==> flow/design.v <==
module logarithm #(
	parameter n = 16,
	parameter m = 24,
	parameter k = 5 ,
	parameter p = 24
) (
	input        clk  ,  
	input        reset,  
	input        start,
	input  [0:n] x    ,
	output [1:p] y    ,
	output reg   done
);
	reg [2:0] current_state;
	reg [2:0] next_state   ;
	wire      z_gt2        ;
	wire      i_positive   ;
	reg [2:0] sel_z        ;
	reg       load_z       ;
	reg       sel_i        ;
	reg       load_i       ;
	reg       shift_y      ;
	reg  [  m+1:0] z           ;
	wire [  m+1:0] trunc_square;
	wire [  m+1:0] trunc_div   ;
	wire [  m+1:0] z_input     ;
	reg  [  k-1:0] i           ;
	wire [  k-1:0] i_input     ;
	wire [  k-1:0] i_minus_1   ;
	reg  [    1:p] yy          ;
	wire [    m:0] mult_in     ;
	wire [2*m+1:0] mult_out    ;
	assign z_input = (sel_z == 2'd00) ?  {1'b0, x, {(m-n){1'd0}}} :
	(sel_z == 2'd01) ? 	trunc_square :
	trunc_div;
	assign mult_in     = z[m:0];
	assign mult_out     = mult_in * mult_in;
	assign trunc_square = mult_out[2*m+1:m];
	assign trunc_div    = {1'd0, z[m+1:1]};
	always @(posedge clk or negedge reset) begin : proc_z
		if(~reset) begin
			z <= 0;
		end else begin
			if (load_z == 1'b1)
				z <= z_input;
		end
	end
	assign i_input = sel_i ? i_minus_1 : p;
	assign i_minus_1 = i - 1;
	wire [15:0] binary_p = p;
	always @(posedge clk or negedge reset) begin : proc_i
		if(~reset) begin
			i <= 0;
		end else begin
			if (load_i == 1'b1)
				i <= i_input;
		end
	end
	always @(posedge clk or negedge reset) begin : proc_yy
		if(~reset) begin
			yy <= 0;
		end else begin
			if (shift_y == 1'b1)
				yy <= {yy[2:p], z[m+1]};
		end
	end
	always @(posedge clk or negedge reset) begin : proc_current_state
		if(~reset) begin
			current_state <= 0;
		end else begin
			current_state <= next_state;
		end
	end
	assign i_positive = i ? 1 : 0;
	assign z_gt2 = z[m+1];
	assign y = yy;
	always @(*) begin
		next_state = current_state;
		case (current_state)
			3'd0 : begin
				if (~start)
					next_state = 3'd1;
			end
			3'd1 : begin
				if (start)
					next_state = 3'd2;
			end
			3'd2 : begin
				next_state = 3'd3;
			end
			3'd3 : begin
				next_state = 3'd4;
			end
			3'd4 : begin
				if (z_gt2)
					next_state = 3'd5;
				else
					next_state = 3'd6;
			end
			3'd5 : begin
				next_state = 3'd6;
			end
			3'd6 : begin
				if (i_positive)
					next_state = 3'd3;
				else
					next_state = 3'd0;
			end
			default : next_state = 3'd0;
		endcase
	end
	always @(*) begin
		case (current_state)
			3'd0, 3'd1: begin
				sel_z   = 2'b00;
				load_z  = 1'b0;
				sel_i   = 1'b0;
				load_i  = 1'b0;
				shift_y = 1'b0;
				done    = 1'b1;
			end
			3'd2 : begin
				sel_z   = 2'b00;
				load_z  = 1'b1;
				sel_i   = 1'b0;
				load_i  = 1'b1;
				shift_y = 1'b0;
				done    = 1'b0;
			end
			3'd3 : begin
				sel_z   = 2'b01;
				load_z  = 1'b1;
				sel_i   = 1'b1;
				load_i  = 1'b1;
				shift_y = 1'b0;
				done    = 1'b0;
			end
			3'd4 : begin
				sel_z   = 2'b00;
				load_z  = 1'b0;
				sel_i   = 1'b0;
				load_i  = 1'b0;
				shift_y = 1'b1;
				done    = 1'b0;
			end
			3'd5 : begin
				sel_z   = 2'b10;
				load_z  = 1'b1;
				sel_i   = 1'b0;
				load_i  = 1'b0;
				shift_y = 1'b0;
				done    = 1'b0;
			end
			3'd6 : begin
				sel_z   = 2'b00;
				load_z  = 1'b0;
				sel_i   = 1'b0;
				load_i  = 1'b0;
				shift_y = 1'b0;
				done    = 1'b0;
			end
			default : begin
				sel_z   = 2'b00;
				load_z  = 1'b0;
				sel_i   = 1'b0;
				load_i  = 1'b0;
				shift_y = 1'b0;
				done    = 1'b0;
			end
		endcase
	end
endmodule
* Tool chain data of logarithm
Tool output for the design above, in the order of the flow.
Lines are those of the file above, counted from 1.
Cell names lack the library's common part.
Not given: --
- Top module :: logarithm
- Clock input :: clk
- Cell library :: sky130hd
- Timing corner :: tt_025C_1v80

* Word level
Counts by Yosys on the flattened word-level netlist (proc, flatten, opt, wreduce; memories kept). Register bits leave out memories and registers merged into their read ports (data or address). Print and check cells are left out. Cells with the same type and inputs are merged into one.
- Bits in registers :: 58
- Latch bits :: 0
- Memory bits (writable) :: 0
- ROM bits :: 0
- Word width x clocked read ports :: 0
- Memory cells :: 0
- Input bits :: 20
- Add/subtract/negate cells :: 1
- Multiply operators :: 1
- Div/mod/pow operators :: 0
- Magnitude comparators :: 0
- Eq/ne operators :: 9
- Shift-type cells :: 0
- Multiplexer cells :: 15
- Bitwise gates (word level) :: 0
- Reductions and logical operators :: 7
** Operator list (number)
- multiplier 25 x 25 -> 50 bit :: 1
- two-way mux 26 bit :: 2
- case mux 3 bit (select 7 bit) :: 1
- equality test 3 bit (second input constant) :: 3
- equality test 3 x 1 -> 1 bit (second input constant) :: 2
- equality test 3 x 2 -> 1 bit (second input constant) :: 2
- logical NOT 3 bit :: 2
- two-way mux 3 bit :: 2
- two-way mux 1 bit :: 6
- subtractor 5 x 1 -> 5 bit (second input constant) :: 1
- nonzero test 5 bit :: 1
- two-way mux 5 bit :: 1
- inequality test 2 bit (second input constant) :: 2
- OR reduction 2 bit :: 2
- case mux 2 bit (select 2 bit) :: 1
- two-way mux 2 bit :: 2
- OR reduction 3 bit :: 1
- AND reduction 2 bit :: 1

* Logic depth
Depth = most cells in a row (Yosys ltp): at word level without a register or memory, in the mapped netlist without a sequential cell, where the memories' decode and read muxes count.
- Depth after elaboration :: 5
- ABC_AREA :: 0
- Gate-level depth with buffers :: 28

* Synthesis result
The flow's flattened synthesis, as Yosys stat reports it; memories are mapped. The netlist is that of the ABC_AREA named above (0 if unset); the other value can give another one.
- Cell count :: 2182
- Chip area (Yosys) :: 20145.6 sq um
- Flip-flop cells :: 62
- Buffer cells :: 80
** Cells by type
- fa_1 :: number 465, total area 9.31E+03 sq um
- inv_1 :: number 673, total area 2.53E+03 sq um
- ha_1 :: number 189, total area 2.36E+03 sq um
- dfrtp_1 :: number 61, total area 1.53E+03 sq um
- nand2_1 :: number 209, total area 784.502 sq um
- and2_1 :: number 106, total area 663.136 sq um
- clkbuf_1 :: number 76, total area 285.274 sq um
- mux2_2 :: number 25, total area 281.52 sq um
- a21oi_1 :: number 54, total area 270.259 sq um
- nor2_1 :: number 68, total area 255.245 sq um
- o21ai_0 :: number 37, total area 185.178 sq um
- xnor2_1 :: number 19, total area 166.41 sq um
- a21o_1 :: number 21, total area 157.651 sq um
- xor2_1 :: number 13, total area 113.859 sq um
- mux2i_1 :: number 10, total area 100.096 sq um
- nand3_1 :: number 15, total area 75.072 sq um
- nor2b_1 :: number 11, total area 68.816 sq um
- a22oi_1 :: number 9, total area 67.565 sq um
Other cell types: 48; their cells: 121.

* Path before layout
Source: OpenSTA report_checks on the synthesized netlist (no wires, ideal clock, input and output delay 20% of the period each), path of least setup slack; recovery checks are left aside. Register names are those of the netlist, which keeps one name where synthesis merged equal registers.
- Kind :: flip-flop to flip-flop
- Start point :: register z[12]
- End point :: register z[21]
- Period :: 9.0 ns
- Time at the first pin :: 0.000 ns
- Arrival time :: 6.961 ns
- Data required time :: 8.896 ns
- Path slack :: 1.935 ns
- Delay of the path :: 7.065 ns
- Driving pins on the path :: 25
- Path buffers :: 2
- Period reached after synthesis :: 7.065 ns
"delay of the path" = arrival - input delay + setup time.
"driving pins on the path" counts driving pins, that of a launching flip-flop among them; a cell with two outputs on the path counts twice.
"period reached after synthesis" = period - worst setup slack (recovery checks aside). The figure is calculated, with input and output delays left at 20% of the set period.
The rows between start and end are the longest chain of elaborated cells between them; the timing report does not say that the signal goes this way. Where chains are equally long, one stands for them.
A line is the first line of the expression or statement that the cell stems from. Yosys adds cells for indexed reads and writes and turns some case tables into memories.
- Cell sequence :: dfrtp_1 > clkbuf_1 > clkbuf_1 > nand2_1 > fa_1 > inv_1 > fa_1 > inv_1 > fa_1 > inv_1 > fa_1 > fa_1 > fa_1 > inv_1 > fa_1 > inv_1 > ha_1 > a21oi_1 > o21ai_0 > a211o_1 > a221oi_2 > a21oi_1 > o41ai_2 > mux2_1 > a221oi_1
- Length of the longest elaborated chain :: 3
- Elaborated cells between the ends (all ways) :: 3
- RTL lines with such cells :: 3
- Classes of those cells :: mul (1); mux (2)
** Ends and longest elaborated chain, after synthesis
- from (decl) :: line 23 : reg [ m+1:0] z ;
- from (assign) :: line 42 : z <= 0;
- from (assign) :: line 45 : z <= z_input;
- multiplier 25 x 25 -> 50 bit :: line 37 : assign mult_out = mult_in * mult_in;
- two-way mux 26 bit :: line 34 : (sel_z == 2'd01) ? trunc_square :
- two-way mux 26 bit :: line 33 : assign z_input = (sel_z == 2'd00) ? {1'b0, x, {(m-n){1'd0}}} :
- to (assign) :: line 42
- to (assign) :: line 45
- to (decl) :: line 23

* Path in the finished layout
Path of least setup slack in the final report of stored run 1 (OpenROAD, finished layout, wires in). Where an end is a register, its clock arrival counts in the times.
- Kind :: flip-flop to flip-flop
- Start point :: register z[21]
- End point :: register z[21]
- Period :: 12.0 ns
- Time at the first pin :: 0.33 ns
- Arrival time :: 8.43 ns
- Data required time :: 12.23 ns
- Path slack :: 3.80 ns
- Driving pins on the path :: 25
- Path buffers :: 1
The rows between start and end are the longest chain of elaborated cells between them; the timing report does not say that the signal goes this way. Where chains are equally long, one stands for them.
- Cell sequence :: dfrtp_1 > buf_4 > clkinv_1 > nor2_1 > fa_1 > fa_1 > fa_1 > inv_1 > fa_1 > inv_1 > fa_1 > fa_1 > inv_1 > fa_1 > inv_1 > ha_1 > a21oi_1 > o21ai_0 > a21oi_1 > nor2_1 > a221oi_2 > a21oi_1 > o41ai_2 > mux2_1 > a221oi_1
- Length of the longest elaborated chain :: 3
- Elaborated cells between the ends (all ways) :: 3
- RTL lines with such cells :: 3
- Classes of those cells :: mul (1); mux (2)
** Ends and longest elaborated chain, after layout
- from (decl) :: line 23 : reg [ m+1:0] z ;
- from (assign) :: line 42 : z <= 0;
- from (assign) :: line 45 : z <= z_input;
- multiplier 25 x 25 -> 50 bit :: line 37 : assign mult_out = mult_in * mult_in;
- two-way mux 26 bit :: line 34 : (sel_z == 2'd01) ? trunc_square :
- two-way mux 26 bit :: line 33 : assign z_input = (sel_z == 2'd00) ? {1'b0, x, {(m-n){1'd0}}} :
- to (assign) :: line 42
- to (assign) :: line 45
- to (decl) :: line 23

--- measured runs ---
Stored flow runs of logarithm (4 of them; Yosys, OpenROAD, sky130hd). They differ in their settings and are not a sequence. Constraints: input delay and output delay 20% of the set period each, output load 0.01 pF.
By "clock period achieved" is meant the clock period of the run minus its worst setup slack. This is arithmetic on one report: input and output delays are still those of the set period (20% each).
"time on the worst setup path" means the part of the period allowed to the worst setup path (the constraints hold back 20% at inputs and 20% at outputs) less its slack; where the path has registers, the arrival times of their clocks count too.

* Stored run 1
** Files
==> flow/run.sh <==
#!/bin/bash
# the make line also repeats the synthesis and layout settings of config.mk as NAME=value (left out here)
make -C /OpenROAD-flow-scripts/flow DESIGN_CONFIG=/design/flow/config.mk WORK_HOME=/design/flow/orfs CLKGATE_MAP_FILE= finish
==> flow/config.mk <==
export PLATFORM = sky130hd
export DESIGN_NAME = logarithm
export DESIGN_NICKNAME = logarithm
export VERILOG_FILES = /design/flow/design.v
export SDC_FILE = /design/flow/constraint.sdc
export NUM_CORES = 4
export LEC_CHECK = 0
export ABC_AREA = 0
export CAP_MARGIN = 20
export CELL_PAD_IN_SITES_DETAIL_PLACEMENT = 2
export CELL_PAD_IN_SITES_GLOBAL_PLACEMENT = 0
export CORE_MARGIN = 8
export CORE_UTILIZATION = 25
export GPL_ROUTABILITY_DRIVEN = 0
export GPL_TIMING_DRIVEN = 1
export MAX_ROUTING_LAYER = met5
export PLACE_DENSITY_LB_ADDON = 0.27
export SETUP_SLACK_MARGIN = 1.17
export SLEW_MARGIN = 20
==> flow/constraint.sdc <==
create_clock -name core_clock -period 12.0 [get_ports {clk}]
set_input_delay 2.4000 -clock core_clock [delete_from_list [all_inputs] [get_ports {clk}]]
set_output_delay 2.4000 -clock core_clock [all_outputs]
set_load 0.01 [all_outputs]
** Results
- Worst hold slack :: 0.499 ns
- Standard-cell area after routing :: 22,126.2 sq um
- Total negative setup slack :: 0.000 ns
- Time on the worst setup path :: 8.20 ns
- Critical path kind :: flip-flop to flip-flop
- Worst setup slack after layout :: 3.798 ns
- Clock period achieved :: 8.202 ns
- Die outline area :: 89,922.0 sq um
- Chip area in the Yosys report :: 20,145.6 sq um
- Utilization of the finished layout :: 0.276

* Stored run 2
** Files
==> flow/run.sh <==
#!/bin/bash
# the make line also repeats the synthesis and layout settings of config.mk as NAME=value (left out here)
make -C /OpenROAD-flow-scripts/flow DESIGN_CONFIG=/design/flow/config.mk WORK_HOME=/design/flow/orfs CLKGATE_MAP_FILE= finish
==> flow/config.mk <==
export PLATFORM = sky130hd
export DESIGN_NAME = logarithm
export DESIGN_NICKNAME = logarithm
export VERILOG_FILES = /design/flow/design.v
export SDC_FILE = /design/flow/constraint.sdc
export NUM_CORES = 4
export LEC_CHECK = 0
export ABC_AREA = 1
export CAP_MARGIN = 25
export CORE_ASPECT_RATIO = 0.95
export CORE_MARGIN = 2
export CORE_UTILIZATION = 27
export CTS_CLUSTER_DIAMETER = 370
export CTS_CLUSTER_SIZE = 78
export GPL_ROUTABILITY_DRIVEN = 0
export MAX_ROUTING_LAYER = met5
export PLACE_DENSITY_LB_ADDON = 0.17
export SETUP_SLACK_MARGIN = 1.27
export SLEW_MARGIN = 5
==> flow/constraint.sdc <==
create_clock -name core_clock -period 7.8 [get_ports {clk}]
set_input_delay 1.5600 -clock core_clock [delete_from_list [all_inputs] [get_ports {clk}]]
set_output_delay 1.5600 -clock core_clock [all_outputs]
set_load 0.01 [all_outputs]
** Results
- Worst hold slack :: 0.465 ns
- Standard-cell area after routing :: 25,045.3 sq um
- Total negative setup slack :: 0.000 ns
- Time on the worst setup path :: 6.36 ns
- Critical path kind :: flip-flop to flip-flop
- Worst setup slack after layout :: 1.437 ns
- Clock period achieved :: 6.363 ns
- Die outline area :: 82,649.4 sq um
- Chip area in the Yosys report :: 21,698.3 sq um
- Utilization of the finished layout :: 0.314

* Stored run 3
** Files
==> flow/run.sh <==
#!/bin/bash
# the make line also repeats the synthesis and layout settings of config.mk as NAME=value (left out here)
make -C /OpenROAD-flow-scripts/flow DESIGN_CONFIG=/design/flow/config.mk WORK_HOME=/design/flow/orfs CLKGATE_MAP_FILE= finish
==> flow/config.mk <==
export PLATFORM = sky130hd
export DESIGN_NAME = logarithm
export DESIGN_NICKNAME = logarithm
export VERILOG_FILES = /design/flow/design.v
export SDC_FILE = /design/flow/constraint.sdc
export NUM_CORES = 4
export LEC_CHECK = 0
export CAP_MARGIN = 15
export CORE_ASPECT_RATIO = 0.53
export CORE_MARGIN = 2
export CORE_UTILIZATION = 60
export CTS_CLUSTER_SIZE = 34
export GPL_ROUTABILITY_DRIVEN = 0
export HOLD_SLACK_MARGIN = -0.03
export MIN_ROUTING_LAYER = met2
export PLACE_DENSITY_LB_ADDON = 0.19
export SLEW_MARGIN = 30
export TNS_END_PERCENT = 85
==> flow/constraint.sdc <==
create_clock -name core_clock -period 9.0 [get_ports {clk}]
set_input_delay 1.8000 -clock core_clock [delete_from_list [all_inputs] [get_ports {clk}]]
set_output_delay 1.8000 -clock core_clock [all_outputs]
set_load 0.01 [all_outputs]
** Results
Not finished: routing ended with error GRT-0116.

* Stored run 4
** Files
==> flow/run.sh <==
#!/bin/bash
# the make line also repeats the synthesis and layout settings of config.mk as NAME=value (left out here)
make -C /OpenROAD-flow-scripts/flow DESIGN_CONFIG=/design/flow/config.mk WORK_HOME=/design/flow/orfs CLKGATE_MAP_FILE= finish
==> flow/config.mk <==
export PLATFORM = sky130hd
export DESIGN_NAME = logarithm
export DESIGN_NICKNAME = logarithm
export VERILOG_FILES = /design/flow/design.v
export SDC_FILE = /design/flow/constraint.sdc
export NUM_CORES = 4
export LEC_CHECK = 0
export CAP_MARGIN = 15
export CORE_MARGIN = 2
export CORE_UTILIZATION = 60
export CTS_CLUSTER_SIZE = 34
export GPL_ROUTABILITY_DRIVEN = 0
export MIN_ROUTING_LAYER = met2
export SLEW_MARGIN = 25
==> flow/constraint.sdc <==
create_clock -name core_clock -period 9.0 [get_ports {clk}]
set_input_delay 1.8000 -clock core_clock [delete_from_list [all_inputs] [get_ports {clk}]]
set_output_delay 1.8000 -clock core_clock [all_outputs]
set_load 0.01 [all_outputs]
** Results
- Worst hold slack :: 0.474 ns
- Standard-cell area after routing :: 21,465.6 sq um
- Total negative setup slack :: 0.000 ns
- Time on the worst setup path :: 8.01 ns
- Critical path kind :: flip-flop to flip-flop
- Worst setup slack after layout :: 0.992 ns
- Clock period achieved :: 8.008 ns
- Die outline area :: 35,056.9 sq um
- Chip area in the Yosys report :: 20,145.6 sq um
- Utilization of the finished layout :: 0.645
--- end ---
